==> flow/design.v <==
module single_stage_mult(clock, reset, 
                         product_in,  mplier_in,  mcand_in,  bmask_in,  inst_valid_in, dest_reg_in, NPC_in,
                         br_rec_en_1, br_rec_en_2, br_marker_1, br_marker_2, br_mispre_1, br_mispre_2,
                         product_out, mplier_out, mcand_out, bmask_out, inst_valid_out, dest_reg_out, NPC_out);
  input clock, reset, inst_valid_in;
  input [3:0]  bmask_in;
  input [63:0] product_in, mplier_in, mcand_in;
  input [5:0] dest_reg_in;
  input [63:0] NPC_in;
  input br_rec_en_1, br_rec_en_2;
  input [2:0] br_marker_1, br_marker_2;
  input br_mispre_1, br_mispre_2;
  output reg inst_valid_out;
  output reg [3:0]  bmask_out;
  output reg [63:0] mplier_out, mcand_out;
  output reg [5:0] dest_reg_out;
  output reg [63:0] NPC_out;
  output wire [63:0] product_out;
  reg  [63:0] prod_in_reg, partial_prod_reg;
  wire [63:0] partial_product, next_mplier, next_mcand;
  assign product_out = prod_in_reg + partial_prod_reg;
  assign partial_product = mplier_in[15:0] * mcand_in;
  assign next_mplier = {16'b0,mplier_in[63:16]};
  assign next_mcand = {mcand_in[47:0],16'b0};
  always @(posedge clock)
  begin
    prod_in_reg      <= product_in;
    partial_prod_reg <= partial_product;
    mplier_out       <= next_mplier;
    mcand_out        <= next_mcand;
  end
  reg next_inst_valid_out;
  reg [3:0] next_bmask_out;
  always@(*) begin
    next_inst_valid_out = inst_valid_in;
    next_bmask_out       = bmask_in;
    if( br_rec_en_1 & br_mispre_1 & bmask_in[br_marker_1] ) next_inst_valid_out = 0;
    else if( br_rec_en_2 & br_mispre_2 & bmask_in[br_marker_2] ) next_inst_valid_out = 0;
    if( br_rec_en_1 ) next_bmask_out[br_marker_1] = 0;
    if( br_rec_en_2 ) next_bmask_out[br_marker_2] = 0;
  end
  always@(posedge clock)
  begin
    if(reset) begin
      inst_valid_out <= 1'b0;
      bmask_out      <= 0;
      NPC_out        <= 0;
      dest_reg_out   <= 6'd31;
    end
    else begin
      inst_valid_out <= next_inst_valid_out;
      bmask_out      <= next_bmask_out;
      NPC_out        <= NPC_in;
      dest_reg_out   <= dest_reg_in;
    end
  end
endmodule
module eight_stage_mult(clock, reset,
                        mplier, mcand, bmask_in, inst_valid_in, dest_reg_in, NPC_in,
                        br_rec_en_1, br_rec_en_2, br_marker_1, br_marker_2, br_mispre_1, br_mispre_2,
                        bmask_out, product, inst_valid_out, dest_reg_out, NPC_out);
  input clock, reset, inst_valid_in;
  input [5:0] dest_reg_in;
  input [63:0] NPC_in;
  input [3:0]  bmask_in;
  input [63:0] mcand, mplier;
  input br_rec_en_1, br_rec_en_2;
  input [2:0] br_marker_1, br_marker_2;
  input br_mispre_1, br_mispre_2;
  output [3:0]  bmask_out;
  output [63:0] product;
  output inst_valid_out;
  output [5:0] dest_reg_out;
  output [63:0] NPC_out;
  wire [63:0] mcand_out, mplier_out;
  wire [(3*4) -1:0] internal_bmask;
  wire [(3*6) -1:0] internal_dest_reg;
  wire [(3*64)-1:0] internal_products, internal_mcands, internal_mpliers, internal_NPC;
  wire [(3*1)- 1:0] internal_inst_valid_outs;
  single_stage_mult mstage [3:0] 
    (.clock(clock),
     .reset(reset),
     .product_in({internal_products,64'h0}),
     .mplier_in({internal_mpliers,mplier}),
     .mcand_in({internal_mcands,mcand}),
     .bmask_in({internal_bmask, bmask_in}),
     .inst_valid_in({internal_inst_valid_outs,inst_valid_in}),
     .dest_reg_in({internal_dest_reg, dest_reg_in}),
     .NPC_in({internal_NPC, NPC_in}),
     .br_rec_en_1(br_rec_en_1),
     .br_rec_en_2(br_rec_en_2),
     .br_marker_1(br_marker_1),
     .br_marker_2(br_marker_2),
     .br_mispre_1(br_mispre_1),
     .br_mispre_2(br_mispre_2),
     .product_out({product,internal_products}),
     .mplier_out({mplier_out,internal_mpliers}),
     .mcand_out({mcand_out,internal_mcands}),
     .bmask_out({bmask_out, internal_bmask}),
     .inst_valid_out({inst_valid_out,internal_inst_valid_outs}),
     .dest_reg_out({dest_reg_out, internal_dest_reg}),
     .NPC_out({NPC_out, internal_NPC})
    );
endmodule
### Reports on eight_stage_mult

The steps from the RTL of eight_stage_mult to its reports follow in flow order.
Lines are those of the file above, counted from 1.
Operators: Yosys type, input widths -> output width; for muxes data width and select width s.
A cell with n/a has no value.

| set-up | value |
|---|---|
| top module | eight_stage_mult |
| clock input | clock |
| standard-cell library | sky130hd |
| library corner | tt_025C_1v80 |

### Word-level counts

Counts by Yosys on the flattened word-level netlist (proc, flatten, opt, wreduce; memories kept). Register bits leave out memories and registers merged into their read ports (data or address); mux counts leave out enables and synchronous resets folded into registers. Print and check cells are left out. Cells with the same type and inputs are merged into one.

| bit counts | value |
|---|---|
| register bits after elaboration | 844 |
| latch bits | 0 |
| bits in writable memories | 0 |
| bits in read-only memories | 0 |
| clocked read ports x word width | 0 |
| memories kept | 0 |
| bits of input ports | 215 |
| output and inout port bits | 139 |
| word-level cells | 90 |

| cells by class | value |
|---|---|
| add/subtract/negate cells | 5 |
| multiply operators | 4 |
| div/mod/pow operators | 0 |
| magnitude comparators | 0 |
| eq/ne operators | 0 |
| shift operators | 12 |
| multiplexer cells | 8 |
| bitwise gates (word level) | 28 |
| reductions and logical operators | 4 |

Operators by type and width:

| kind | count |
|---|---|
| $mul 16x64->64 | 1 |
| $mul 16x48->48 | 1 |
| $mul 16x32->32 | 1 |
| $mul 16x16->16 | 1 |
| $add 64x64->64 | 3 |
| $shiftx 4x3->1 | 8 |
| $and 4x4->4 | 8 |
| $or 4x4->4 | 8 |
| $mux 4 | 8 |
| $shift 1x4->4 const A | 4 |
| $reduce_or 3->1 | 4 |
| $and 1x1->1 | 10 |
| $neg 3->4 | 2 |
| $not 4->4 | 2 |

### Longest topological paths

Longest topological path by Yosys (ltp), each cell counted once; first at word level (registers and memories cut), then after technology mapping (sequential cells cut; the memories' decode and read muxes count).

| depth | value |
|---|---|
| depth in word-level cells | 9 |
| ABC_AREA | 1 |
| gate-level depth with buffers | 30 |
| mapped depth without buffers | 28 |

### Netlist

Source: synth_stat.txt of the flow (Yosys; design flattened, memories mapped). It holds for the ABC_AREA given above (unset counts as 0); a run with the other value may have another netlist.

Cell types:

| cell | count | total area (sq um) |
|---|---|---|
| sky130_fd_sc_hd__fa_1 | 1667 | 3.34E+04 |
| sky130_fd_sc_hd__dfxtp_1 | 844 | 1.69E+04 |
| sky130_fd_sc_hd__inv_1 | 3127 | 1.17E+04 |
| sky130_fd_sc_hd__nand2_1 | 2879 | 1.08E+04 |
| sky130_fd_sc_hd__ha_1 | 393 | 4.92E+03 |
| sky130_fd_sc_hd__nor2_1 | 630 | 2.36E+03 |
| sky130_fd_sc_hd__a21oi_1 | 318 | 1.59E+03 |
| sky130_fd_sc_hd__clkbuf_1 | 423 | 1.59E+03 |
| sky130_fd_sc_hd__xor2_1 | 180 | 1.58E+03 |
| sky130_fd_sc_hd__nand3_1 | 197 | 985.946 |
| sky130_fd_sc_hd__o21ai_0 | 192 | 960.922 |
| sky130_fd_sc_hd__xnor2_1 | 68 | 595.571 |
| sky130_fd_sc_hd__buf_4 | 48 | 360.346 |
| sky130_fd_sc_hd__a21o_1 | 39 | 292.781 |
| sky130_fd_sc_hd__nand4_1 | 44 | 275.264 |
| sky130_fd_sc_hd__nor3_1 | 47 | 235.226 |
| sky130_fd_sc_hd__o21bai_1 | 29 | 217.709 |
| sky130_fd_sc_hd__buf_2 | 36 | 180.173 |

Other cell types: 36; their cells: 274.

| mapped netlist | value |
|---|---|
| standard cells after synthesis | 11435 |
| mapped area | 0.0908772 sq mm |
| sequential part of the area | 0.0168962 sq mm |
| mapped flip-flops | 844 |
| buffers | 541 |

### Timing after synthesis

OpenSTA on the mapped netlist: ideal clock, no wires. The path of least setup slack (recovery checks aside). Input and output delay are each 20% of the period. Register names are those of the netlist, which keeps one name where synthesis merged equal registers.

| timing post-synthesis | value |
|---|---|
| path type | input -> register |
| start point | input port mplier[5] |
| end point | register mstage[0].partial_prod_reg[62] |
| period | 9.0 ns |
| input delay | 1.800 ns |
| setup time | 0.112 ns |
| launch time at the first pin | 1.800 ns |
| data arrival time | 7.060 ns |
| data required time | 8.888 ns |
| path slack | 1.828 ns |
| delay of the path | 5.372 ns |
| driving pins on the path | 25 |
| path buffers | 3 |
| synthesis period reached | 7.172 ns |

"delay of the path" = arrival - input delay + setup time.
"driving pins on the path" counts driving pins, that of a launching flip-flop among them; a cell with two outputs on the path counts twice.
"synthesis period reached" is the clock period less the worst setup slack; recovery checks do not enter. This is arithmetic on one report: input and output delays are still those of the set period (20% each).
The rows between start and end are the longest chain of elaborated cells between them; the timing report does not say that the signal goes this way. Where chains are equally long, one stands for them.
A line is the first line of the expression or statement that the cell stems from. Yosys adds cells for indexed reads and writes and turns some case tables into memories.

| on the way, post-synthesis | value |
|---|---|
| cell sequence | sky130_fd_sc_hd__clkbuf_1 > sky130_fd_sc_hd__clkbuf_1 > sky130_fd_sc_hd__clkbuf_1 > sky130_fd_sc_hd__nand2_1 > sky130_fd_sc_hd__fa_1 > sky130_fd_sc_hd__inv_1 > sky130_fd_sc_hd__fa_1 > sky130_fd_sc_hd__inv_1 > sky130_fd_sc_hd__fa_1 > sky130_fd_sc_hd__inv_1 > sky130_fd_sc_hd__fa_1 > sky130_fd_sc_hd__fa_1 > sky130_fd_sc_hd__inv_1 > sky130_fd_sc_hd__fa_1 > sky130_fd_sc_hd__inv_1 > sky130_fd_sc_hd__ha_1 > sky130_fd_sc_hd__a21o_1 > sky130_fd_sc_hd__o21bai_1 > sky130_fd_sc_hd__o21bai_1 > sky130_fd_sc_hd__a21oi_1 > sky130_fd_sc_hd__inv_1 > sky130_fd_sc_hd__a21oi_1 > sky130_fd_sc_hd__nand2_1 > sky130_fd_sc_hd__nand2_1 > sky130_fd_sc_hd__nand2_1 |
| length of the longest elaborated chain | 1 |
| elaborated cells on any way between the ends | 1 |
| RTL lines with such cells | 1 |
| those cells by class | 1 x mul |

RTL lines, path post-synthesis:

| what | line | text |
|---|---|---|
| from (decl) | 66 | `input [63:0] mcand, mplier;` |
| $mul 16x64->64 | 22 |  |
| to (assign) | 28 |  |
| to (decl) | 19 | `reg  [63:0] prod_in_reg, partial_prod_reg;` |

### Worst path after layout

Path of least setup slack in the final report of run 1 (OpenROAD, finished layout, wires in). Where an end is a register, its clock arrival counts in the times.

| timing after layout | value |
|---|---|
| path type | input -> register |
| start point | input port mcand[31] |
| end point | register mstage[0].partial_prod_reg[45] |
| period | 9.0 ns |
| input delay | 1.80 ns |
| setup time | 0.11 ns |
| launch time at the first pin | 1.80 ns |
| data arrival time | 8.83 ns |
| data required time | 9.63 ns |
| path slack | 0.80 ns |
| driving pins on the path | 21 |
| path buffers | 1 |

The rows between start and end are the longest chain of elaborated cells between them; the timing report does not say that the signal goes this way. Where chains are equally long, one stands for them.

| on the way, after layout | value |
|---|---|
| cell sequence | sky130_fd_sc_hd__clkdlybuf4s50_1 > sky130_fd_sc_hd__nand2_1 > sky130_fd_sc_hd__fa_1 > sky130_fd_sc_hd__inv_1 > sky130_fd_sc_hd__fa_1 > sky130_fd_sc_hd__inv_1 > sky130_fd_sc_hd__fa_1 > sky130_fd_sc_hd__inv_1 > sky130_fd_sc_hd__fa_1 > sky130_fd_sc_hd__fa_1 > sky130_fd_sc_hd__inv_1 > sky130_fd_sc_hd__fa_1 > sky130_fd_sc_hd__inv_1 > sky130_fd_sc_hd__ha_1 > sky130_fd_sc_hd__a21oi_1 > sky130_fd_sc_hd__o21ai_0 > sky130_fd_sc_hd__a21oi_1 > sky130_fd_sc_hd__o21bai_1 > sky130_fd_sc_hd__a21oi_1 > sky130_fd_sc_hd__nand2_1 > sky130_fd_sc_hd__xor2_1 |
| length of the longest elaborated chain | 1 |
| elaborated cells on any way between the ends | 1 |
| RTL lines with such cells | 1 |
| those cells by class | 1 x mul |

RTL lines, path after layout:

| what | line | text |
|---|---|---|
| from (decl) | 66 | `input [63:0] mcand, mplier;` |
| $mul 16x64->64 | 22 |  |
| to (assign) | 28 |  |
| to (decl) | 19 | `reg  [63:0] prod_in_reg, partial_prod_reg;` |

FLOW RESULTS
============

Stored flow runs of eight_stage_mult (4 of them; Yosys, OpenROAD, sky130hd). They differ in their settings and are not a sequence. Constraints: input delay and output delay 20% of the set period each, output load 0.01 pF.
"clock period achieved" = clock period - worst setup slack. The figure is calculated, with input and output delays left at 20% of the set period.
By "allowed time less slack (worst setup path)" is meant the share of the clock period that the worst setup path is allowed (20% is reserved at inputs, 20% at outputs), minus its slack. Clock arrival times at its registers enter into it.

#### Run 1

| setting | value |
|---|---|
| ABC_AREA | `1` |
| CELL_PAD_IN_SITES_GLOBAL_PLACEMENT | `2` |
| CORE_UTILIZATION | `40` |
| HOLD_SLACK_MARGIN | `0.05` |
| PLACE_DENSITY | `0.6` |
| period_ns | `9.0` |
| CAP_MARGIN | `20` |
| CORE_MARGIN | `2` |
| SLEW_MARGIN | `20` |

| result | value |
|---|---|
| chip area after synthesis (Yosys) | 0.0908772 sq mm |
| die footprint | 0.23102 sq mm |
| std-cell area (final layout) | 0.101525 sq mm |
| utilization after layout | 45.1 % |
| lowest setup slack | 0.797 ns |
| total negative slack on setup checks | 0.000 ns |
| final worst hold slack | 0.289 ns |
| clock period achieved | 8.203 ns |
| allowed time less slack (worst setup path) | 6.40 ns |
| worst path kind | input -> register |

#### Run 2

| setting | value |
|---|---|
| ABC_AREA | `1` |
| CAP_MARGIN | `40` |
| CELL_PAD_IN_SITES_DETAIL_PLACEMENT | `2` |
| CELL_PAD_IN_SITES_GLOBAL_PLACEMENT | `2` |
| CORE_UTILIZATION | `20` |
| CTS_CLUSTER_SIZE | `41` |
| HOLD_SLACK_MARGIN | `0.05` |
| MAX_ROUTING_LAYER | `met5` |
| PLACE_DENSITY | `0.6` |
| SLEW_MARGIN | `40` |
| TNS_END_PERCENT | `55` |
| period_ns | `9.0` |
| CORE_MARGIN | `2` |

| result | value |
|---|---|
| chip area after synthesis (Yosys) | 0.0908772 sq mm |
| die footprint | 0.459792 sq mm |
| std-cell area (final layout) | 0.105869 sq mm |
| utilization after layout | 23.4 % |
| lowest setup slack | 1.255 ns |
| total negative slack on setup checks | 0.000 ns |
| final worst hold slack | 0.302 ns |
| clock period achieved | 7.745 ns |
| allowed time less slack (worst setup path) | 5.94 ns |
| worst path kind | input -> register |

#### Run 3

| setting | value |
|---|---|
| CORE_UTILIZATION | `40` |
| PLACE_DENSITY | `0.6` |
| SETUP_SLACK_MARGIN | `1.07` |
| period_ns | `8.44` |
| CAP_MARGIN | `20` |
| CORE_MARGIN | `2` |
| SLEW_MARGIN | `20` |

| result | value |
|---|---|
| chip area after synthesis (Yosys) | 0.0847751 sq mm |
| die footprint | 0.215635 sq mm |
| std-cell area (final layout) | 0.0991413 sq mm |
| utilization after layout | 47.2 % |
| lowest setup slack | 1.073 ns |
| total negative slack on setup checks | 0.000 ns |
| final worst hold slack | 0.255 ns |
| clock period achieved | 7.367 ns |
| allowed time less slack (worst setup path) | 5.68 ns |
| worst path kind | input -> register |

#### Run 4

| setting | value |
|---|---|
| ABC_AREA | `1` |
| CELL_PAD_IN_SITES_DETAIL_PLACEMENT | `2` |
| CORE_MARGIN | `3` |
| CTS_CLUSTER_SIZE | `84` |
| GPL_ROUTABILITY_DRIVEN | `0` |
| GPL_TIMING_DRIVEN | `0` |
| MAX_ROUTING_LAYER | `met4` |
| MIN_ROUTING_LAYER | `met2` |
| SLEW_MARGIN | `40` |
| period_ns | `10.3` |
| CAP_MARGIN | `20` |
| CORE_UTILIZATION | `40` |

Stopped before the end: routing reported GRT-0116.
